==> flow/design.v <==
`timescale 1ns / 1ps
module PC(
    input clk,                  
    input rst,                  
    input load,                 
    input [15:0] data,          
    output reg [15:0] count     
);
    always @(posedge clk or posedge rst) begin
        if (rst) begin
            count <= 16'b0;     
        end else if (load) begin
            count <= data;      
        end else begin
            count <= count + 1;  
        end
    end
endmodule
module ControlUnit (
    input [3:0] opcode,       
    output reg mem_read,      
    output reg mem_write,     
    output reg reg_write,     
    output reg [3:0] alu_op,  
    output reg pc_write,      
    output reg branch_eq,     
    output reg branch_ne,     
    output reg imm_load       
);
    always @(*) begin
        mem_read = 0;
        mem_write = 0;
        reg_write = 0;
        alu_op = 4'b0000;
        pc_write = 0;
        branch_eq = 0;
        branch_ne = 0;
        imm_load = 0;
        case (opcode)
            4'b0000: begin  
                alu_op = 4'b0000;  
                reg_write = 1;
            end
            4'b0001: begin  
                alu_op = 4'b0001;  
                reg_write = 1;
            end
            4'b0010: begin  
                alu_op = 4'b0010;  
                reg_write = 1;
            end
            4'b0011: begin  
                alu_op = 4'b0011;  
                reg_write = 1;
            end
            4'b0100: begin  
                alu_op = 4'b0100;  
                reg_write = 1;
            end
            4'b0101: begin  
                alu_op = 4'b0101;  
                reg_write = 1;
            end
            4'b0110: begin  
                alu_op = 4'b0110;  
                reg_write = 1;
            end
            4'b0111: begin  
                alu_op = 4'b0111;  
                reg_write = 1;
            end
            4'b1000: begin  
                alu_op = 4'b1000;  
                mem_read = 1;
                reg_write = 1;
            end
            4'b1001: begin  
                alu_op = 4'b1001;  
                mem_write = 1;
            end
            4'b1010: begin  
                alu_op = 4'b1010;  
                reg_write = 1;
            end
            4'b1011: begin  
                imm_load = 1;
                reg_write = 1;
            end
            4'b1100: begin  
                alu_op = 4'b1100;  
                pc_write = 1;
            end
            4'b1101: begin  
                alu_op = 4'b1101;  
                branch_eq = 1;
            end
            4'b1110: begin  
                alu_op = 4'b1110;  
                branch_ne = 1;
            end
            4'b1111: begin  
            end
            default: begin
                alu_op = 4'b0000;
            end
        endcase
        if (mem_write) begin
            pc_write = 0;  
        end
        if (mem_read) begin
            pc_write = 0;  
        end
    end
endmodule
`timescale 1ns / 1ps
module RegisterFile(
    input clk,                      
    input rst,                      
    input [3:0] read_addr1,         
    input [3:0] read_addr2,         
    input [3:0] write_addr,         
    input [15:0] write_data,        
    input write_enable,             
    output reg [15:0] read_data1,   
    output reg [15:0] read_data2    
);
    reg [15:0] registers [0:15];
    always @(*) begin
        read_data1 = registers[read_addr1];
        read_data2 = registers[read_addr2];
    end
    always @(posedge clk or posedge rst) begin
        if (rst) begin
         integer i;
            for (i = 0; i < 16; i = i + 1) begin
                registers[i] <= 16'b0;
            end
        end else if (write_enable) begin
            registers[write_addr] <= write_data;
        end
    end
endmodule
`timescale 1ns / 1ps
module alu(
    input clk,                
    input rst,                
    input load,               
    input en,                 
    input wr_en,              
    input [3:0] OPsel,        
    input [15:0] A,           
    input [15:0] B,           
    output reg [15:0] result,  
    output reg Z,             
    output reg N,             
    output reg C,             
    output reg V,             
    output [15:0] pc_out,     
    output [15:0] mem_data,   
    output        mem_en,      
    output        mem_wr_en,   
    output [15:0] mem_addr,    
    output [15:0] mem_wr_data, 
    input  [15:0] mem_rd_data  
);
    reg pc_load;  
    PC pc_inst(
        .clk(clk),
        .rst(rst),
        .load(pc_load),
        .data(B),        
        .count(pc_out)   
    );
    reg [15:0] wr_data;  
    assign mem_en      = en;
    assign mem_wr_en   = wr_en;
    assign mem_addr    = B;        
    assign mem_wr_data = wr_data;
    assign mem_data    = mem_rd_data;  
    always @(*) begin
        result = 16'b0;
        wr_data = A;
        pc_load = 0;
        Z = 0;
        N = 0;
        C = 0;
        V = 0;
        case (OPsel)
            4'b0000: begin  
                {C, result} = A + B;                 
                V = (~A[15] & ~B[15] & result[15]) | (A[15] & B[15] & ~result[15]);  
            end
            4'b0001: begin  
                {C, result} = A - B;                 
                V = (A[15] & ~B[15] & ~result[15]) | (~A[15] & B[15] & result[15]);  
            end
            4'b0010: result = A * B;                 
            4'b0011: result = (B != 0) ? A / B : 16'b0;  
            4'b0100: result = A & B;                 
            4'b0101: result = A | B;                 
            4'b0110: result = A ^ B;                 
            4'b0111: result = ~A;                    
            4'b1000: result = mem_data;              
            4'b1001: wr_data = A;                    
            4'b1100: begin                           
                pc_load = 1;                         
            end
            4'b1101: begin                           
                if (!Z)
                    pc_load = 1;                     
            end
            4'b1110: begin                           
                if (Z)
                    pc_load = 1;                     
            end
            4'b1111: ;                               
            default: result = 16'b0;                 
        endcase
        Z = (result == 16'b0) ? 1'b1 : 1'b0;   
        N = result[15];                        
    end
endmodule
`timescale 1ns / 1ps
module Datapath(
    input clk,
    input rst,
    input [15:0] gpio_in,
    output [15:0] gpio_out,
    output [15:0] imem_addr,
    input  [15:0] imem_rdata,
    output        dmem_en,
    output        dmem_we,
    output [15:0] dmem_addr,
    output [15:0] dmem_wdata,
    input  [15:0] dmem_rdata
);
    wire [15:0] instruction;
    wire [3:0] opcode;
    wire [3:0] rs1, rs2, rd;
    wire [15:0] imm;
    wire [15:0] A, B;
    wire [15:0] alu_result;
    wire [15:0] mem_data;
    wire [15:0] pc_out;
    wire mem_read, mem_write, reg_write, pc_write, branch_eq, branch_ne, imm_load;
    wire [3:0] alu_op;
    PC pc_inst (
        .clk(clk),
        .rst(rst),
        .load(pc_write),
        .data(alu_result),    
        .count(pc_out)
    );
    assign imem_addr = pc_out;
    assign instruction = imem_rdata;
    assign opcode = instruction[15:12];
    assign rs1 = instruction[11:8];
    assign rs2 = instruction[7:4];
    assign rd = instruction[3:0];
    assign imm = instruction[7:0];  
    ControlUnit cu (
        .opcode(opcode),
        .mem_read(mem_read),
        .mem_write(mem_write),
        .reg_write(reg_write),
        .alu_op(alu_op),
        .pc_write(pc_write),
        .branch_eq(branch_eq),
        .branch_ne(branch_ne),
        .imm_load(imm_load)
    );
    RegisterFile rf (
        .clk(clk),
        .rst(rst),
        .read_addr1(rs1),
        .read_addr2(rs2),
        .write_addr(rd),
        .write_data(alu_result),    
        .write_enable(reg_write),
        .read_data1(A),
        .read_data2(B)
    );
    alu alu_inst (
        .clk(clk),
        .rst(rst),
        .load(pc_write),
        .en(mem_read | mem_write),
        .wr_en(mem_write),
        .OPsel(alu_op),
        .A(A),
        .B(B),
        .result(alu_result),
        .Z(),
        .N(),
        .C(),
        .V(),
        .pc_out(),      
        .mem_data(mem_data),
        .mem_en(dmem_en),
        .mem_wr_en(dmem_we),
        .mem_addr(dmem_addr),
        .mem_wr_data(dmem_wdata),
        .mem_rd_data(dmem_rdata)
    );
    assign gpio_out = A;   
endmodule
Tool chain data of Datapath
The steps from the RTL of Datapath to its reports follow in flow order.
Lines are those of the file above, counted from 1.
Operators carry their Yosys type and port widths (W data, S select, Z words).
Cell names lack the library's common part.
{"block": "design", "top_module": "Datapath", "clock_port": "clk", "lib": "sky130hd", "pvt_corner": "tt_025C_1v80"}

Elaborated design
Source: Yosys, flattened and elaborated. Widths are those after wreduce. Registers that Yosys merges into a memory's read port (data or address) are not register bits. Print and check cells do not count. Equal cells are merged and count once.
Yosys's memory passes give these memory sizes; they may raise the number of words (mostly to a power of two), join words into wider ones and drop unused or constant bits.
{"block": "bits", "inputBits": 50, "mem_count": 1, "romBits": 176, "out_inout_bits": 66, "regBits": 272}
{"block": "op_classes", "reduce_and_logical": 21, "eq_ne": 53, "add_sub_neg": 3, "multipliers": 1, "n_mux": 7, "n_logic": 5, "div": 1}
{"block": "mem_list", "name": "(name not given)", "words": 16, "word_bits": 11, "rd": 1, "wr": 0, "line_no": 39, "text": "case (opcode)"}
{"block": "ops", "op": "$pmux W16 S16", "count": 2}
{"block": "ops", "op": "$div A16 B16 Y16", "count": 1}
{"block": "ops", "op": "$mul A16 B16 Y16", "count": 1}
{"block": "ops", "op": "$pmux W16 S9", "count": 1}
{"block": "ops", "op": "$eq A4 B4 Y1 const B", "count": 25}
{"block": "ops", "op": "$eq A4 B3 Y1 const B", "count": 16}
{"block": "ops", "op": "$reduce_and A2 Y1", "count": 16}
{"block": "ops", "op": "$eq A4 B2 Y1 const B", "count": 8}
{"block": "ops", "op": "$mux W16", "count": 2}
{"block": "ops", "op": "$add A16 B1 Y16 const B", "count": 1}
{"block": "ops", "op": "$add A16 B16 Y16", "count": 1}
{"block": "ops", "op": "$sub A16 B16 Y16", "count": 1}
{"block": "ops", "op": "$and A16 B16 Y16", "count": 1}
{"block": "ops", "op": "$or A16 B16 Y16", "count": 1}
{"block": "ops", "op": "$xor A16 B16 Y16", "count": 1}
{"block": "ops", "op": "$not A16 Y16", "count": 1}
{"block": "ops", "op": "$reduce_bool A16 Y1", "count": 1}
{"block": "ops", "op": "$eq A4 B1 Y1 const B", "count": 4}
{"block": "ops", "op": "$logic_not A4 Y1", "count": 4}
{"block": "ops", "op": "$mux W1", "count": 2}
{"block": "ops", "op": "$or A1 B1 Y1", "count": 1}

Depth
Depth = most cells in a row (Yosys ltp): at word level without a register or memory, in the mapped netlist without a sequential cell, where the memories' decode and read muxes count.
{"block": "logic_depth", "ltp_word": 6, "abc_area": 0, "mapped_depth": 166, "ltp_nobuf": 149}

Synthesis result
Yosys stat after the flow's synthesis: flattened, memories mapped to cells. It holds for the ABC_AREA given above (unset counts as 0); a run with the other value may have another netlist.
Totals and module areas in this step are rounded.
{"block": "mapped", "buffers": 230, "ffs": 272, "cell_count": 3449, "area_um2": 28300}
{"block": "types", "cell_type": "dfrtp_1", "count": 272, "area_total_um2": 6.81E+03}
{"block": "types", "cell_type": "ha_1", "count": 236, "area_total_um2": 2.95E+03}
{"block": "types", "cell_type": "fa_1", "count": 81, "area_total_um2": 1.62E+03}
{"block": "types", "cell_type": "o21ai_0", "count": 309, "area_total_um2": 1.55E+03}
{"block": "types", "cell_type": "nand2_1", "count": 400, "area_total_um2": 1501.44}
{"block": "types", "cell_type": "a21oi_1", "count": 224, "area_total_um2": 1.12E+03}
{"block": "types", "cell_type": "nor2_1", "count": 296, "area_total_um2": 1.11E+03}
{"block": "types", "cell_type": "inv_1", "count": 199, "area_total_um2": 746.966}
{"block": "types", "cell_type": "xnor2_1", "count": 75, "area_total_um2": 656.88}
{"block": "types", "cell_type": "mux2i_1", "count": 62, "area_total_um2": 620.595}
{"block": "types", "cell_type": "mux2_2", "count": 51, "area_total_um2": 574.301}
{"block": "types", "cell_type": "clkbuf_1", "count": 128, "area_total_um2": 480.461}
{"block": "types", "cell_type": "o21a_1", "count": 59, "area_total_um2": 442.925}
{"block": "types", "cell_type": "nor3_1", "count": 82, "area_total_um2": 410.394}
{"block": "types", "cell_type": "nand3b_1", "count": 52, "area_total_um2": 390.374}
{"block": "types", "cell_type": "nand3_1", "count": 67, "area_total_um2": 335.322}
{"block": "types", "cell_type": "mux4_2", "count": 14, "area_total_um2": 315.302}
{"block": "types", "cell_type": "a22oi_1", "count": 40, "area_total_um2": 300.288}
Other cell types: 102; their cells: 802.
By module: a second synthesis without flattening, with its own total; a netlist apart from the flattened one above.
{"block": "unflattened", "cells_unflattened": 3343, "area_unflattened_um2": 29800}
Rows give one instance, submodules left out.
{"block": "by_module", "module": "RegisterFile", "instances": 1, "mod_seq_area_um2": 6410, "mod_area_um2": 14100, "n_cells": 1245}
{"block": "by_module", "module": "alu", "instances": 1, "mod_seq_area_um2": 0.0, "mod_area_um2": 13800, "n_cells": 1899}
{"block": "by_module", "module": "PC", "instances": 2, "mod_seq_area_um2": 400, "mod_area_um2": 875, "n_cells": 91}
{"block": "by_module", "module": "ControlUnit", "instances": 1, "mod_seq_area_um2": 0.0, "mod_area_um2": 95.1, "n_cells": 16}
{"block": "by_module", "module": "Datapath", "instances": 1, "mod_seq_area_um2": 0.0, "mod_area_um2": 6.3, "n_cells": 1}

Path before layout
OpenSTA on the mapped netlist: ideal clock, no wires. The path of least setup slack (recovery checks aside). Input and output delay are each 20% of the period. Register names are those of the netlist, which keeps one name where synthesis merged equal registers.
{"block": "synth_path", "path_type": "input port to flip-flop", "start": "input imem_rdata[8]", "end": "register rf.registers[11][0]", "delay_ns": 30.884, "required_ns": 44.865, "arrival_time_ns": 39.749, "t_first_pin_ns": 9.000, "input_delay_ns": 9.000, "tclk_ns": 45.0, "path_slack_ns": 5.117, "stages": 156, "n_path_buf": 17, "synth_period_reached_ns": 39.883}
"delay_ns" = arrival - input delay + setup time.
"stages": output pins that drive a net of the path, with the launching flip-flop's if there is one; two outputs of one cell count as two.
"synth_period_reached_ns" = period - worst setup slack (recovery checks aside). The figure is calculated, with input and output delays left at 20% of the set period.
Between the ends stands the longest chain of elaborated cells between them, by number of cells; it is not shown to be the way that was timed. Of several equally long chains one is given.
A line is the first line of the expression or statement that the cell stems from. Yosys adds cells for indexed reads and writes and turns some case tables into memories.
{"block": "synth_via", "path_cell_list": "buf_2 > buf_2 > buf_4 > buf_2 > buf_2 > buf_2 > buf_2 > a211oi_1 > or3_1 > o31ai_1 > o32a_1 > clkbuf_1 > ha_1 > inv_1 > a21oi_1 > ha_1 > o21a_1 > o21ai_1 > (+120 left out) > and3_1 > clkbuf_1 > nand2_1 > o21ai_0 > ha_1 > a21boi_0 > o21a_1 > o21a_1 > o21a_1 > o21ai_0 > nand2b_1 > a211oi_1 > o21ai_0 > a21oi_1 > o21ai_0 > a221oi_1 > clkbuf_1 > o21ai_0", "elab_chain_cells": 5}
{"block": "synth_lines", "item": "start, declared", "line_no": 230, "text": "input  [15:0] imem_rdata,"}
{"block": "synth_lines", "item": "$eq A4 B4 Y1", "line_no": 129, "text": "read_data1 = registers[read_addr1];"}
{"block": "synth_lines", "item": "$pmux W16 S16", "line_no": 129}
{"block": "synth_lines", "item": "$div A16 B16 Y16", "line_no": 198, "text": "4'b0011: result = (B != 0) ? A / B : 16'b0;"}
{"block": "synth_lines", "item": "$mux W16", "line_no": 198}
{"block": "synth_lines", "item": "$pmux W16 S9", "line_no": 188, "text": "case (OPsel)"}
{"block": "synth_lines", "item": "end, assigned", "line_no": 136, "text": "registers[i] <= 16'b0;"}
{"block": "synth_lines", "item": "end, assigned", "line_no": 139, "text": "registers[write_addr] <= write_data;"}
{"block": "synth_lines", "item": "end, declared", "line_no": 127, "text": "reg [15:0] registers [0:15];"}

Timing after layout
Path of least setup slack in the final report of run 1 (OpenROAD, finished layout, wires in). Where an end is a register, its clock arrival counts in the times.
{"block": "layout_path", "path_type": "input port to flip-flop", "start": "input imem_rdata[7]", "end": "register rf.registers[7][0]", "t_first_pin_ns": 9.00, "stages": 148, "n_path_buf": 10, "arrival_time_ns": 43.05, "required_ns": 45.43, "tclk_ns": 45.0, "input_delay_ns": 9.00, "path_slack_ns": 2.37}
Between the ends stands the longest chain of elaborated cells between them, by number of cells; it is not shown to be the way that was timed. Of several equally long chains one is given.
{"block": "layout_via", "path_cell_list": "clkbuf_8 > buf_6 > nand2b_1 > o22ai_1 > a2bb2oi_1 > o32ai_4 > buf_4 > inv_2 > nor4_2 > buf_4 > nand2_1 > nor3_1 > a21oi_1 > a21oi_1 > ha_1 > o21a_1 > o21ai_1 > or3_4 > (+112 left out) > o21ai_1 > a211oi_1 > o211ai_1 > and3_1 > buf_4 > mux2_2 > ha_1 > o21a_1 > o21a_1 > o21ai_0 > nand2b_1 > a211oi_1 > o21ai_0 > a21oi_1 > o21ai_0 > a221oi_1 > buf_4 > o21ai_0", "elab_chain_cells": 5}
{"block": "layout_lines", "item": "start, declared", "line_no": 230, "text": "input  [15:0] imem_rdata,"}
{"block": "layout_lines", "item": "$eq A4 B4 Y1", "line_no": 130, "text": "read_data2 = registers[read_addr2];"}
{"block": "layout_lines", "item": "$pmux W16 S16", "line_no": 130}
{"block": "layout_lines", "item": "$div A16 B16 Y16", "line_no": 198, "text": "4'b0011: result = (B != 0) ? A / B : 16'b0;"}
{"block": "layout_lines", "item": "$mux W16", "line_no": 198}
{"block": "layout_lines", "item": "$pmux W16 S9", "line_no": 188, "text": "case (OPsel)"}
{"block": "layout_lines", "item": "end, assigned", "line_no": 136, "text": "registers[i] <= 16'b0;"}
{"block": "layout_lines", "item": "end, assigned", "line_no": 139, "text": "registers[write_addr] <= write_data;"}
{"block": "layout_lines", "item": "end, declared", "line_no": 127, "text": "reg [15:0] registers [0:15];"}

Hand-over note for Datapath

Below are 4 stored runs of the flow (Yosys, OpenROAD; platform sky130hd) on Datapath, each with its settings and what was measured, unordered. Constraints: input delay and output delay 20% of the set period each, output load 0.01 pF.
By "worst_setup_path_time_ns" is meant the share of the clock period that the worst setup path is allowed (20% is reserved at inputs, 20% at outputs), minus its slack. Clock arrival times at its registers enter into it.
The results are shown rounded.

Run 1
==> flow/run.sh <==
#!/bin/bash
# the make line also repeats the synthesis and layout settings of config.mk as NAME=value (left out here)
make -C /OpenROAD-flow-scripts/flow DESIGN_CONFIG=/design/flow/config.mk WORK_HOME=/design/flow/orfs CLKGATE_MAP_FILE= finish
==> flow/config.mk <==
export PLATFORM = sky130hd
export DESIGN_NAME = Datapath
export DESIGN_NICKNAME = Datapath
export VERILOG_FILES = /design/flow/design.v
export SDC_FILE = /design/flow/constraint.sdc
export NUM_CORES = 4
export LEC_CHECK = 0
export CAP_MARGIN = 20
export CORE_MARGIN = 2
export CORE_UTILIZATION = 40
export SLEW_MARGIN = 20
==> flow/constraint.sdc <==
create_clock -name core_clock -period 45.0 [get_ports {clk}]
set_input_delay 9.0000 -clock core_clock [delete_from_list [all_inputs] [get_ports {clk}]]
set_output_delay 9.0000 -clock core_clock [all_outputs]
set_load 0.01 [all_outputs]

==> results of run 1, as JSON <==
{
  "final_util_pct": 45.1,
  "worst_setup_path_time_ns": 33.63,
  "worst_path_kind": "input port to flip-flop",
  "worst_hold_slack_ns": 0.502,
  "timing.setup.ws_ns": 2.37,
  "total_die_area_um2": 72900,
  "setup_tns_ns": 0.000,
  "synthesis_area_um2": 28300
}

Run 2
==> flow/run.sh <==
#!/bin/bash
# the make line also repeats the synthesis and layout settings of config.mk as NAME=value (left out here)
make -C /OpenROAD-flow-scripts/flow DESIGN_CONFIG=/design/flow/config.mk WORK_HOME=/design/flow/orfs CLKGATE_MAP_FILE= finish
==> flow/config.mk <==
export PLATFORM = sky130hd
export DESIGN_NAME = Datapath
export DESIGN_NICKNAME = Datapath
export VERILOG_FILES = /design/flow/design.v
export SDC_FILE = /design/flow/constraint.sdc
export NUM_CORES = 4
export LEC_CHECK = 0
export ABC_AREA = 0
export CAP_MARGIN = 5
export CELL_PAD_IN_SITES_GLOBAL_PLACEMENT = 0
export CORE_MARGIN = 10
export CORE_UTILIZATION = 60
export CTS_CLUSTER_DIAMETER = 214
export CTS_CLUSTER_SIZE = 74
export GPL_ROUTABILITY_DRIVEN = 1
export MAX_ROUTING_LAYER = met4
export MIN_ROUTING_LAYER = met1
export PLACE_DENSITY_LB_ADDON = 0.28
export SLEW_MARGIN = 30
export TNS_END_PERCENT = 45
==> flow/constraint.sdc <==
create_clock -name core_clock -period 34.5 [get_ports {clk}]
set_input_delay 6.9000 -clock core_clock [delete_from_list [all_inputs] [get_ports {clk}]]
set_output_delay 6.9000 -clock core_clock [all_outputs]
set_load 0.01 [all_outputs]

==> results of run 2, as JSON <==
{
  "final_util_pct": 77.9,
  "worst_setup_path_time_ns": 28.28,
  "worst_path_kind": "input port to flip-flop",
  "worst_hold_slack_ns": 0.545,
  "timing.setup.ws_ns": -0.683,
  "total_die_area_um2": 56200,
  "setup_tns_ns": -10.1,
  "synthesis_area_um2": 28300
}

Run 3
==> flow/run.sh <==
#!/bin/bash
# the make line also repeats the synthesis and layout settings of config.mk as NAME=value (left out here)
make -C /OpenROAD-flow-scripts/flow DESIGN_CONFIG=/design/flow/config.mk WORK_HOME=/design/flow/orfs CLKGATE_MAP_FILE= finish
==> flow/config.mk <==
export PLATFORM = sky130hd
export DESIGN_NAME = Datapath
export DESIGN_NICKNAME = Datapath
export VERILOG_FILES = /design/flow/design.v
export SDC_FILE = /design/flow/constraint.sdc
export NUM_CORES = 4
export LEC_CHECK = 0
export CAP_MARGIN = 35
export CELL_PAD_IN_SITES_GLOBAL_PLACEMENT = 2
export CORE_ASPECT_RATIO = 1.22
export CORE_MARGIN = 2
export CORE_UTILIZATION = 25
export CTS_CLUSTER_DIAMETER = 52
export GPL_ROUTABILITY_DRIVEN = 1
export GPL_TIMING_DRIVEN = 1
export MAX_ROUTING_LAYER = met5
export SETUP_SLACK_MARGIN = -2.0
export SLEW_MARGIN = 20
==> flow/constraint.sdc <==
create_clock -name core_clock -period 47.9 [get_ports {clk}]
set_input_delay 9.5800 -clock core_clock [delete_from_list [all_inputs] [get_ports {clk}]]
set_output_delay 9.5800 -clock core_clock [all_outputs]
set_load 0.01 [all_outputs]

==> results of run 3, as JSON <==
{
  "final_util_pct": 29.0,
  "worst_setup_path_time_ns": 35.43,
  "worst_path_kind": "input port to flip-flop",
  "worst_hold_slack_ns": 0.500,
  "timing.setup.ws_ns": 2.89,
  "total_die_area_um2": 116000,
  "setup_tns_ns": 0.000,
  "synthesis_area_um2": 28300
}

Run 4
==> flow/run.sh <==
#!/bin/bash
# the make line also repeats the synthesis and layout settings of config.mk as NAME=value (left out here)
make -C /OpenROAD-flow-scripts/flow DESIGN_CONFIG=/design/flow/config.mk WORK_HOME=/design/flow/orfs CLKGATE_MAP_FILE= finish
==> flow/config.mk <==
export PLATFORM = sky130hd
export DESIGN_NAME = Datapath
export DESIGN_NICKNAME = Datapath
export VERILOG_FILES = /design/flow/design.v
export SDC_FILE = /design/flow/constraint.sdc
export NUM_CORES = 4
export LEC_CHECK = 0
export CAP_MARGIN = 20
export CORE_ASPECT_RATIO = 0.54
export CORE_MARGIN = 2
export CORE_UTILIZATION = 66
export CTS_CLUSTER_DIAMETER = 65
export MAX_ROUTING_LAYER = met5
export PLACE_DENSITY = 0.49
export SLEW_MARGIN = 20
==> flow/constraint.sdc <==
create_clock -name core_clock -period 61.6 [get_ports {clk}]
set_input_delay 12.3200 -clock core_clock [delete_from_list [all_inputs] [get_ports {clk}]]
set_output_delay 12.3200 -clock core_clock [all_outputs]
set_load 0.01 [all_outputs]

==> results of run 4, as JSON <==
{
  "final_util_pct": 72.6,
  "worst_setup_path_time_ns": 41.58,
  "worst_path_kind": "input port to flip-flop",
  "worst_hold_slack_ns": 0.509,
  "timing.setup.ws_ns": 7.70,
  "total_die_area_um2": 44600,
  "setup_tns_ns": 0.000,
  "synthesis_area_um2": 28300
}

End of note.
